==> flow/design.v <==
module mux2 #(parameter width = 16)
(
input sel,
input [width-1:0] a, b,
output logic [width-1:0] f
);
always_comb
begin
if (sel == 0)
f = a;
else
f = b;
end
endmodule
module mux4 #(parameter width = 16)
(
input [1:0] sel,
input [width-1:0] a, b, c, d,
output logic [width-1:0] f
);
always_comb
begin
if (sel == 2'b00)
f = a;
else if (sel == 2'b01)
f = b;
else if (sel == 2'b10)
f = c;
else
f = d;
end
endmodule
module register #(parameter width = 16)
(
    input clk,
    input load,
    input [width-1:0] in,
    output logic [width-1:0] out
);
logic [width-1:0] data;
always_ff @(posedge clk)
begin
    if (load)
    begin
        data <= in;
    end
end
always_comb
begin
    out = data;
end
endmodule
module array #(parameter width = 128, parameter has_reset = 0)
(
    input clk,
    input rst,
    input write,
    input logic [2:0] index,
    input [width-1:0] datain,
    output logic [width-1:0] dataout
);
logic [width-1:0] data [7:0];
always_ff @(posedge clk)
begin
    if (has_reset && rst)
    begin
        for (int i = 0; i < 8; i++)
        begin
            data[i] <= '0;
        end
    end
    else if (write == 1)
    begin
        data[index] <= datain;
    end
end
assign dataout = data[index];
endmodule
module cpudatainmux
(
	input [15:0] cpu_sel,
	input logic [127:0] dat_o_cpu,
	input logic [127:0] dat_i_cpu,
	output logic [127:0] cpudatainmux_out
);
mux2 #(.width (8)) cpudatainmux0
(
	.sel(cpu_sel[0]),
	.a(dat_o_cpu[7:0]), 
	.b(dat_i_cpu[7:0]),
	.f(cpudatainmux_out[7:0])
);
mux2 #(.width (8)) cpudatainmux1
(
	.sel(cpu_sel[1]),
	.a(dat_o_cpu[15:8]), 
	.b(dat_i_cpu[15:8]),
	.f(cpudatainmux_out[15:8])
);
mux2 #(.width (8)) cpudatainmux2
(
	.sel(cpu_sel[2]),
	.a(dat_o_cpu[23:16]), 
	.b(dat_i_cpu[23:16]),
	.f(cpudatainmux_out[23:16])
);
mux2 #(.width (8)) cpudatainmux3
(
	.sel(cpu_sel[3]),
	.a(dat_o_cpu[31:24]), 
	.b(dat_i_cpu[31:24]),
	.f(cpudatainmux_out[31:24])
);
mux2 #(.width (8)) cpudatainmux4
(
	.sel(cpu_sel[4]),
	.a(dat_o_cpu[39:32]), 
	.b(dat_i_cpu[39:32]),
	.f(cpudatainmux_out[39:32])
);
mux2 #(.width (8)) cpudatainmux5
(
	.sel(cpu_sel[5]),
	.a(dat_o_cpu[47:40]), 
	.b(dat_i_cpu[47:40]),
	.f(cpudatainmux_out[47:40])
);
mux2 #(.width (8)) cpudatainmux6
(
	.sel(cpu_sel[6]),
	.a(dat_o_cpu[55:48]), 
	.b(dat_i_cpu[55:48]),
	.f(cpudatainmux_out[55:48])
);
mux2 #(.width (8)) cpudatainmux7
(
	.sel(cpu_sel[7]),
	.a(dat_o_cpu[63:56]), 
	.b(dat_i_cpu[63:56]),
	.f(cpudatainmux_out[63:56])
);
mux2 #(.width (8)) cpudatainmux8
(
	.sel(cpu_sel[8]),
	.a(dat_o_cpu[71:64]), 
	.b(dat_i_cpu[71:64]),
	.f(cpudatainmux_out[71:64])
);
mux2 #(.width (8)) cpudatainmux9
(
	.sel(cpu_sel[9]),
	.a(dat_o_cpu[79:72]), 
	.b(dat_i_cpu[79:72]),
	.f(cpudatainmux_out[79:72])
);
mux2 #(.width (8)) cpudatainmux10
(
	.sel(cpu_sel[10]),
	.a(dat_o_cpu[87:80]), 
	.b(dat_i_cpu[87:80]),
	.f(cpudatainmux_out[87:80])
);
mux2 #(.width (8)) cpudatainmux11
(
	.sel(cpu_sel[11]),
	.a(dat_o_cpu[95:88]), 
	.b(dat_i_cpu[95:88]),
	.f(cpudatainmux_out[95:88])
);
mux2 #(.width (8)) cpudatainmux12
(
	.sel(cpu_sel[12]),
	.a(dat_o_cpu[103:96]), 
	.b(dat_i_cpu[103:96]),
	.f(cpudatainmux_out[103:96])
);
mux2 #(.width (8)) cpudatainmux13
(
	.sel(cpu_sel[13]),
	.a(dat_o_cpu[111:104]), 
	.b(dat_i_cpu[111:104]),
	.f(cpudatainmux_out[111:104])
);
mux2 #(.width (8)) cpudatainmux14
(
	.sel(cpu_sel[14]),
	.a(dat_o_cpu[119:112]), 
	.b(dat_i_cpu[119:112]),
	.f(cpudatainmux_out[119:112])
);
mux2 #(.width (8)) cpudatainmux15
(
	.sel(cpu_sel[15]),
	.a(dat_o_cpu[127:120]), 
	.b(dat_i_cpu[127:120]),
	.f(cpudatainmux_out[127:120])
);
endmodule
module cache_datapath
(
    input clk,
    input rst,
    input logic [15:0] adr_i_cpu_in,
	 input way0_write,
	 input v0_write,
	 input v0_in,
	 input dirty0_write,
	 input dirty0_in,
	 input way1_write,
	 input v1_write,
	 input v1_in,
	 input dirty1_write,
	 input dirty1_in,
	 input lru_write,
	 input lru_in,
	 output logic lru_out,
	 input datainmux_sel,
	 input memaddrmux_sel,
	 output logic dirty,
	 output logic hit,
	 output logic hit0,
	 output logic [127:0] dat_o_cpu,
	 input [15:0] cpu_sel,
	 input logic [127:0] dat_i_cpu_in,
	 output logic [127:0] dat_o_mem,
	 output logic [15:0] adr_o_mem,
	 input logic [127:0] dat_i_mem,
	 input load_mar,
	 input load_mdr,
	 input reginmux_sel,
	 input addrregmux_sel
);
logic [127:0] datainmux_out;
logic [127:0] data0_out;
logic [8:0] tag0_out;
logic valid0_out;
logic dirty0_out;
logic comp0_out;
logic [127:0] data1_out;
logic [8:0] tag1_out;
logic [8:0] tagmux_out;
logic valid1_out;
logic dirty1_out;
logic comp1_out;
logic hit1;
logic [15:0] write_back_addr;
logic [127:0] cpudatainmux_out;
logic [15:0] memaddrmux_out;
logic [127:0] memdatamux_out;
logic [15:0] adr_i_cpu;
logic [127:0] dat_i_cpu;
logic [15:0] mar_in;
logic [15:0] mar_out;
assign hit0 = (adr_i_cpu_in[15:7] == tag0_out) & valid0_out;
assign hit1 = (adr_i_cpu_in[15:7] == tag1_out) & valid1_out;
assign hit = hit0 | hit1;
assign write_back_addr = {tagmux_out,adr_i_cpu_in[6:4],4'b0000};
assign adr_o_mem = mar_out;
array #(.width(128)) data0
(
    .clk(clk),
    .rst(rst),
    .write(way0_write),
    .index(adr_i_cpu[6:4]),
    .datain(datainmux_out),
    .dataout(data0_out)
);
array #(.width(9)) tag0
(
    .clk(clk),
    .rst(rst),
    .write(way0_write),
    .index(adr_i_cpu[6:4]),
    .datain(adr_i_cpu[15:7]),
    .dataout(tag0_out)
);
array #(.width(1), .has_reset(1)) valid0
(
    .clk(clk),
    .rst(rst),
    .write(v0_write),
    .index(adr_i_cpu[6:4]),
    .datain(v0_in),
    .dataout(valid0_out)
);
array #(.width(1), .has_reset(1)) dirty0
(
    .clk(clk),
    .rst(rst),
    .write(dirty0_write),
    .index(adr_i_cpu[6:4]),
    .datain(dirty0_in),
    .dataout(dirty0_out)
);
array #(.width(128)) data1
(
    .clk(clk),
    .rst(rst),
    .write(way1_write),
    .index(adr_i_cpu[6:4]),
    .datain(datainmux_out),
    .dataout(data1_out)
);
array #(.width(9)) tag1
(
    .clk(clk),
    .rst(rst),
    .write(way1_write),
    .index(adr_i_cpu[6:4]),
    .datain(adr_i_cpu[15:7]),
    .dataout(tag1_out)
);
array #(.width(1), .has_reset(1)) valid1
(
    .clk(clk),
    .rst(rst),
    .write(v1_write),
    .index(adr_i_cpu[6:4]),
    .datain(v1_in),
    .dataout(valid1_out)
);
array #(.width(1), .has_reset(1)) dirty1
(
    .clk(clk),
    .rst(rst),
    .write(dirty1_write),
    .index(adr_i_cpu[6:4]),
    .datain(dirty1_in),
    .dataout(dirty1_out)
);
array #(.width(1), .has_reset(1)) lru
(
    .clk(clk),
    .rst(rst),
    .write(lru_write),
    .index(adr_i_cpu[6:4]),
    .datain(lru_in),
    .dataout(lru_out)
);
mux2 #(.width (128)) cpudatamux
(
	.sel(hit0),
	.a(data1_out), 
	.b(data0_out),
	.f(dat_o_cpu)
);
mux2 #(.width (128)) memdatamux
(
	.sel(lru_out),
	.a(data0_out), 
	.b(data1_out),
	.f(dat_o_mem)
);
mux2 #(.width (9)) tagmux
(
	.sel(lru_out),
	.a(tag0_out), 
	.b(tag1_out),
	.f(tagmux_out)
);
mux2 #(.width (1)) dirtymux
(
	.sel(lru_out),
	.a(dirty0_out), 
	.b(dirty1_out),
	.f(dirty)
);
mux2 #(.width (128)) datainmux
(
	.sel(datainmux_sel),
	.a(dat_i_mem), 
	.b(cpudatainmux_out),
	.f(datainmux_out)
);
cpudatainmux cpudatainmux1
(
	.cpu_sel,
	.dat_o_cpu,
	.dat_i_cpu,
	.cpudatainmux_out
);
assign dat_i_cpu = dat_i_cpu_in;
register #(.width(16)) mar
(
    .clk(clk),
    .load(load_mar),
    .in(mar_in),
    .out(mar_out)
);
mux2 #(.width (16)) addrregmux
(
	.sel(addrregmux_sel),
	.a(adr_i_cpu_in), 
	.b(mar_out),
	.f(adr_i_cpu)
);
mux2 #(.width (16)) reginmux
(
	.sel(reginmux_sel),
	.a(adr_i_cpu_in), 
	.b(write_back_addr),
	.f(mar_in)
);
endmodule
module cache_control
(
	 input clk,
	 input rst,
	 output logic way0_write,
	 output logic v0_write,
	 output logic v0_in,
	 output logic dirty0_write,
	 output logic dirty0_in,
	 output logic way1_write,
	 output logic v1_write,
	 output logic v1_in,
	 output logic dirty1_write,
	 output logic dirty1_in,
	 output logic lru_write,
	 output logic lru_in,
	 input lru_out,
	 output logic datainmux_sel,
	 output logic memaddrmux_sel,
	 input dirty,
	 input hit,
	 input hit0,
	 input mem_ack,
	 input mem_rty,
	 output logic mem_cyc,
	 output logic mem_stb,
	 output logic mem_we,
	 input cpu_cyc,
	 input cpu_stb,
	 input cpu_we,
	 output logic cpu_ack,
	 output logic load_mdr,
	 output logic reginmux_sel,
	 output logic addrregmux_sel,
	 output logic load_mar
);
localparam [1:0] hit_idle   = 2'd0,
                 allocate   = 2'd1,
                 write_back = 2'd2,
                 strobe     = 2'd3;
logic [1:0] state, next_states;
always_comb
begin : state_actions
	 way0_write = 1'b0;
	 v0_write = 1'b0;
	 v0_in = 1'b0;
	 dirty0_write= 1'b0;
	 dirty0_in= 1'b0;
	 way1_write = 1'b0;
	 v1_write= 1'b0;
	 v1_in= 1'b0;
	 dirty1_write= 1'b0;
	 dirty1_in= 1'b0;
	 lru_write= 1'b0;
	 lru_in = 1'b0;
	 datainmux_sel= 1'b0;
	 memaddrmux_sel= 1'b0;
	 mem_cyc = 1'b0;
	 mem_stb = 1'b0;
	 mem_we = 1'b0;
	 cpu_ack = 1'b0;
	load_mdr = (cpu_cyc & cpu_stb);
	addrregmux_sel = 1'b0;
	 case(state)
		hit_idle: begin
			if (cpu_cyc & cpu_stb  & hit ) begin
				if (hit0) begin
					lru_in = 1;
					lru_write = 1;
				end
				else begin
					lru_in = 0;
					lru_write = 1;
				end
				if (cpu_we) begin
					datainmux_sel = 1;
					if(hit0) begin
						way0_write = 1;
						v0_write = 1;
						v0_in = 1;
						dirty0_write= 1;
						dirty0_in= 1;
					end
					else begin
						way1_write = 1;
						v1_write = 1;
						v1_in = 1;
						dirty1_write= 1;
						dirty1_in= 1;
					end
				end
				cpu_ack = 1'b1;
			end
		end
		allocate: begin
			mem_cyc = 1;
			mem_stb = 1;
			mem_we = 0;
			addrregmux_sel = 1;
			if(lru_out == 0) begin
				way0_write = 1;
				v0_write = 1;
				v0_in = 1;
				dirty0_write= 1;
				dirty0_in= 0;
			end
			else begin
				way1_write = 1;
				v1_write = 1;
				v1_in = 1;
				dirty1_write= 1;
				dirty1_in= 0;
			end
		end
		write_back: begin
		addrregmux_sel = 1;
			memaddrmux_sel = 1;
			mem_we = 1;
			mem_cyc = 1;
			mem_stb = 1;
		end
		strobe: begin
			mem_cyc = 0;
			mem_stb = 0;
		end
		default:  ;
	endcase
end
always_comb
begin : next_state_logic
	  next_states = state;
	  reginmux_sel = 0;
	  load_mar = 0;
	  case(state)
		hit_idle:	
			if(cpu_cyc & cpu_stb) begin
					if(hit == 1) next_states = hit_idle;
						else begin 
							load_mar = 1;
							if(dirty == 0) 
							begin
								next_states = allocate;
							end
							else 
							begin
								next_states = write_back;
								reginmux_sel = 1;
							end
						end
			end
		allocate: if (mem_ack == 0) next_states = allocate;
						else next_states = hit_idle;
		write_back: if (mem_ack == 0) next_states = write_back;
						else next_states = strobe;
		strobe: begin
			load_mar = 1;
			next_states = allocate;
		end
	endcase
end
always_ff @(posedge clk)
begin: next_state_assignment
	 if (rst)
		state <= hit_idle;
	 else
		state <= next_states;
end
endmodule
module cache
(
    input clk,
    input rst,
    input  [11:0]  cpu_adr,
    input  [127:0] cpu_dat_m,
    input  [15:0]  cpu_sel,
    input          cpu_cyc,
    input          cpu_stb,
    input          cpu_we,
    output [127:0] cpu_dat_s,
    output         cpu_ack,
    output         cpu_rty,
    output [11:0]  mem_adr,
    output [127:0] mem_dat_m,
    output [15:0]  mem_sel,
    output         mem_cyc,
    output         mem_stb,
    output         mem_we,
    input  [127:0] mem_dat_s,
    input          mem_ack,
    input          mem_rty
);
logic way0_write;
logic v0_write;
logic v0_in;
logic dirty0_write;
logic dirty0_in;
logic way1_write;
logic v1_write;
logic v1_in;
logic dirty1_write;
logic dirty1_in;
logic lru_write;
logic lru_in;
logic lru_out;
logic datainmux_sel;
logic memaddrmux_sel;
logic dirty;
logic hit;
logic hit0;
logic load_mar;
logic load_mdr;
logic [15:0] adr_i_cpu;
logic [15:0] adr_o_mem;
logic reginmux_sel;
logic addrregmux_sel;
assign cpu_rty = cpu_stb & cpu_cyc & (!cpu_ack);
assign adr_i_cpu = {cpu_adr,4'b0000};
assign mem_sel = 16'b1111111111111111;
assign mem_adr = adr_o_mem[15:4];
cache_control cache_controller
(
	 .clk(clk),
	 .rst(rst),
	 .way0_write,
	 .v0_write,
	 .v0_in,
	 .dirty0_write,
	 .dirty0_in,
	 .way1_write,
	 .v1_write,
	 .v1_in,
	 .dirty1_write,
	 .dirty1_in,
	 .lru_write,
	 .lru_in,
	 .lru_out,
	 .datainmux_sel,
	 .memaddrmux_sel,
	 .dirty,
	 .hit,
	 .hit0,
	 .mem_ack,
	 .mem_rty,
	 .mem_cyc,
	 .mem_stb,
	 .mem_we,
	 .cpu_cyc,
	 .cpu_stb,
	 .cpu_we,
	 .cpu_ack,
	 .load_mar,
	 .load_mdr,
	 .reginmux_sel,
	 .addrregmux_sel
);
cache_datapath cache_datapath1
(
    .clk(clk),
    .rst(rst),
    .adr_i_cpu_in(adr_i_cpu),
	 .way0_write,
	 .v0_write,
	 .v0_in,
	 .dirty0_write,
	 .dirty0_in,
	 .way1_write,
	 .v1_write,
	 .v1_in,
	 .dirty1_write,
	 .dirty1_in,
	 .lru_write,
	 .lru_in,
	 .lru_out,
	 .datainmux_sel,
	 .memaddrmux_sel,
	 .dirty,
	 .hit,
	 .hit0,
	 .dat_o_cpu(cpu_dat_s),
	 .cpu_sel,
	 .dat_i_cpu_in(cpu_dat_m),
	 .dat_o_mem(mem_dat_m),
	 .adr_o_mem,
	 .dat_i_mem(mem_dat_s),
	 .load_mar,
	 .load_mdr,
	 .reginmux_sel,
	 .addrregmux_sel
);
endmodule
# From RTL to reports: cache
# What the tools print for cache, step after step.
# Line numbers count from 1 in the design file above.
# Operators carry their Yosys type and port widths (W data, S select, Z words).
# Library cell names are shortened.
# Not given: --
# setup
top	cache
clock	clk
cell_library	sky130hd
pvt_corner	tt_025C_1v80

# Word-level counts
# Yosys after proc, flatten, opt, wreduce and memory -nomap, before mapping. Memory bits, and registers merged into a memory's read port (data or address), are not among the register bits. Print and check cells are not counted. Equal cells are merged and count once.
# Yosys's memory passes give these memory sizes; they may raise the number of words (mostly to a power of two), join words into wider ones and drop unused or constant bits.
# word_totals
register_bits	18
ram_bits	2232
memories	9
inputBits	291
out_inout_bits	289
word_cells	125
# classes
equal	6
mux	93
n_logic	6
reduce_logical	9
# memory_table
name	words	width	line	text
cache_datapath1.data0.data	8	128	62	logic [width-1:0] data [7:0];
cache_datapath1.data1.data	8	128	62
cache_datapath1.tag0.data	8	9	62
cache_datapath1.tag1.data	8	9	62
cache_datapath1.dirty0.data	8	1	62
cache_datapath1.dirty1.data	8	1	62
# Further memories, not shown: 3.
# ops
cell	count
$mux W128	7
$mux W8	16
$logic_and A32 B1 Y1 const A	2
$mux W9	5
$mux W1	40
$mux W16	2
$mux W3	8
$eq A9 B9 Y1	2
$pmux W1 S2	8
$pmux W1 S3	3
$pmux W2 S4	1
$reduce_or A2 Y1	3
$reduce_or A3 Y1	2
$mux W2	3
$and A1 B1 Y1	5
$eq A2 B2 Y1 const B	2
$eq A2 B1 Y1 const B	1
$ne A2 B1 Y1 const B	1
$logic_not A2 Y1	1
$or A1 B1 Y1	1
$logic_not A1 Y1	1

# Depth
# Yosys ltp: most cells in a row. Word level: on the elaborated netlist, between registers, memories and ports. Mapped: between sequential cells and ports; inverters and the memories' decode and read muxes count.
# depth
depth_word	9
abc_area	0
mapped_depth	19
mapped_depth_nobuf	13

# Synthesis result
# The flow's flattened synthesis, as Yosys stat reports it; memories are mapped. The netlist is that of the ABC_AREA named above (0 if unset); the other value can give another one.
# Totals and module areas in this step are rounded.
# types
cell_type	count	area_total_um2
edfxtp_1	2228	6.69E+04
nor2_1	2360	8.86E+03
a22oi_1	442	3.32E+03
mux2i_1	218	2.18E+03
nand2_1	501	1.88E+03
clkbuf_1	419	1.57E+03
buf_2	311	1.56E+03
a221oi_1	155	1.36E+03
a22o_1	153	1.34E+03
a21oi_1	264	1.32E+03
a222oi_1	121	1.21E+03
o31ai_2	67	838.304
o311ai_0	78	683.155
and3_1	100	625.6
inv_1	164	615.59
a211oi_1	79	593.069
buf_4	67	502.982
nor3_1	96	480.461
# Other cell types: 58; their cells: 727.
# synth_totals
cells	8550
synth_area_um2	102000
sequential_area_um2	67300
ffs	2248
buffers	885
# The figures by module come from a second, unflattened synthesis with its own total; it is not the netlist above.
# unflattened
hier_cells	7520
area_unflattened_um2	109000
# Rows give one instance, submodules left out.
# modules
module	n_inst	n_cells	area_um2	mod_seq_area_um2
array (width=128)	2	3072	45600	30700
array (width=9)	2	226	3340	2160
mux2 (width=128)	3	142	1620	0.0
array	5	40	479	240
mux2 (width=8)	16	9	131	0.0
mux2 (width=16)	2	18	249	0.0
register (width=16)	1	16	480	480
cache_control	1	46	364	80.1
cache_datapath	1	26	210	0.0
mux2 (width=9)	1	10	146	0.0
cache	1	19	136	0.0
mux2 (width=1)	1	1	15.0	0.0
cpudatainmux	1	0	0.0	0.0

# Worst setup path after synthesis
# Source: OpenSTA report_checks on the synthesized netlist (no wires, ideal clock, input and output delay 20% of the period each), path of least setup slack; recovery checks are left aside. Register names are those of the netlist, which keeps one name where synthesis merged equal registers.
# synth_path
path_type	input to register
startpoint	input port cpu_adr[0]
endpoint	memory cache_datapath1.data1.data[5][0]
period_ns	7.5
in_delay_ns	1.500
setup_time_ns	0.490
launch_ns	1.500
arrival_time_ns	6.864
required_ns	7.010
setup_slack_ns	0.146
path_delay_ns	5.854
driving_pins	14
path_buffers	4
period_less_setup_slack_ns	7.354
# "path_delay_ns" is the arrival time less input delay plus setup time.
# "driving_pins" counts driving pins, that of a launching flip-flop among them; a cell with two outputs on the path counts twice.
# "period_less_setup_slack_ns" is the clock period less the worst setup slack; recovery checks do not enter. This is arithmetic on one report: input and output delays are still those of the set period (20% each).
# synth_via
path_cell_list	o21ai_1 clkbuf_1 and3_1 a211oi_1 or4_1 xnor2_1 nor3_2 nand3_1 buf_2 o41ai_4 nand2_1 clkbuf_1 buf_2 inv_1
# synth_lines
item	line	text
from (decl)	577	input  [11:0]  cpu_adr,
to (decl)	62	logic [width-1:0] data [7:0];
# Chain of elaborated cells between the ends: none given.

# Timing after layout
# Path of least setup slack in the final report of stored run 1 (OpenROAD, finished layout, wires in). Where an end is a register, its clock arrival counts in the times.
# layout_path
path_type	register to output
startpoint	register cache_controller.state
endpoint	output port mem_dat_m[4]
period_ns	7.5
output_delay_ns	1.50
launch_ns	0.91
arrival_time_ns	4.89
required_ns	6.00
setup_slack_ns	1.11
driving_pins	18
path_buffers	9
# Where an end lacks its bit number, it is one bit of the signal, or one of the new flip-flops if synthesis recoded a state register.
# The rows between start and end are the longest chain of elaborated cells between them; the timing report does not say that the signal goes this way. Where chains are equally long, one stands for them.
# A line is the first line of the expression or statement that the cell stems from. Yosys adds cells for indexed reads and writes and turns some case tables into memories.
# The chain passes a memory read, where the word-level depth is cut; so it can be longer than that depth.
# layout_via
path_cell_list	dfxtp_4 buf_4 buf_4 o211a_4 nor2_4 buf_12 buf_16 buf_16 buf_12 nor2_4 buf_12 buf_4 a22o_1 a221oi_1 o221ai_1 nor2_1 a21oi_1 clkdlybuf4s50_1
elab_chain_cells	6
cells_between	12
cone_classes	eq/ne: 3; mux: 3; reduce/logical: 3; memory: 3
# layout_lines
item	line	text
from (decl)	445	logic [1:0] state, next_states;
from (assign)	568	state <= hit_idle;
from (assign)	570	state <= next_states;
$eq A2 B2 Y1	468	case(state)
$reduce_or A2 Y1	--
$pmux W1 S2	468
$mux W16	9	if (sel == 0)
$mem_v2 Z8 W128	62	logic [width-1:0] data [7:0];
$mux W128	9
to (decl)	587	output [127:0] mem_dat_m,

# Design cache on sky130hd. What follows are 6 stored runs of the flow, each under its own settings; their order means nothing. The constraints put input and output delay at 20% of the set period each and load the outputs with 0.01 pF.
# "achieved_clock_period_ns" is the run's clock period less its worst setup slack. It is reckoned from that one timing run; input and output delays stay at 20% of the period that was set.
# "worst_path_time_ns" = time allowed to the worst setup path (clock period - input delay - output delay, where it has them) - its slack; a late launch clock adds to it, a late capture clock takes from it.
# "final_power_w" rests on the timing tool's default activity at the inputs, not on a simulated workload.
# The measured numbers are rounded.
# A setting shown as - is not set for that run.
setting or result,stored run 1,stored run 2,stored run 3,stored run 4,stored run 5,stored run 6
CELL_PAD_IN_SITES_DETAIL_PLACEMENT,2,2,-,-,-,-
CELL_PAD_IN_SITES_GLOBAL_PLACEMENT,1,1,-,-,-,-
CORE_ASPECT_RATIO,1.05,1.05,0.73,-,-,-
CORE_MARGIN,4,5,10,2,2,2
CORE_UTILIZATION,24,24,48,67,40,40
GPL_TIMING_DRIVEN,1,1,-,-,-,-
HOLD_SLACK_MARGIN,0.11,0.11,0.22,-,-,-
MIN_ROUTING_LAYER,met1,met1,-,-,-,-
PLACE_DENSITY,0.6,0.6,-,0.6,0.6,0.6
SETUP_SLACK_MARGIN,1.31,1.31,-,0.2,1.44,0.2
SLEW_MARGIN,40,40,20,20,20,20
TNS_END_PERCENT,55,55,-,-,-,-
period_ns,7.5,7.5,7.5,7.2,7.2,7.2
CAP_MARGIN,20,20,20,20,20,20
CTS_CLUSTER_DIAMETER,-,212,-,-,-,-
GPL_ROUTABILITY_DRIVEN,-,-,0,-,-,-
final_power_w,0.0286,0.0288,0.0268,0.0276,0.0293,0.0284
synthesis_area_um2,102000,102000,102000,102000,102000,102000
setupTns_ns,0.000,0.000,-0.032,0.000,0.000,0.000
hold_ws_ns,0.489,0.471,0.460,0.454,0.457,0.452
achieved_clock_period_ns,6.392,6.500,7.532,7.032,6.010,6.984
design_die_area_um2,434000,437000,231000,155000,258000,258000
worst_path_time_ns,4.89,5.00,4.53,4.15,4.57,4.10
worstPathKind,register to output,register to output,input to output,input to output,register to output,input to output
final_cell_area_um2,128000,129000,119000,118000,129000,121000
ws_setup_ns,1.11,1.00,-0.032,0.168,1.19,0.216
final_util_pct,30.4,30.5,56.5,78.7,50.7,47.7
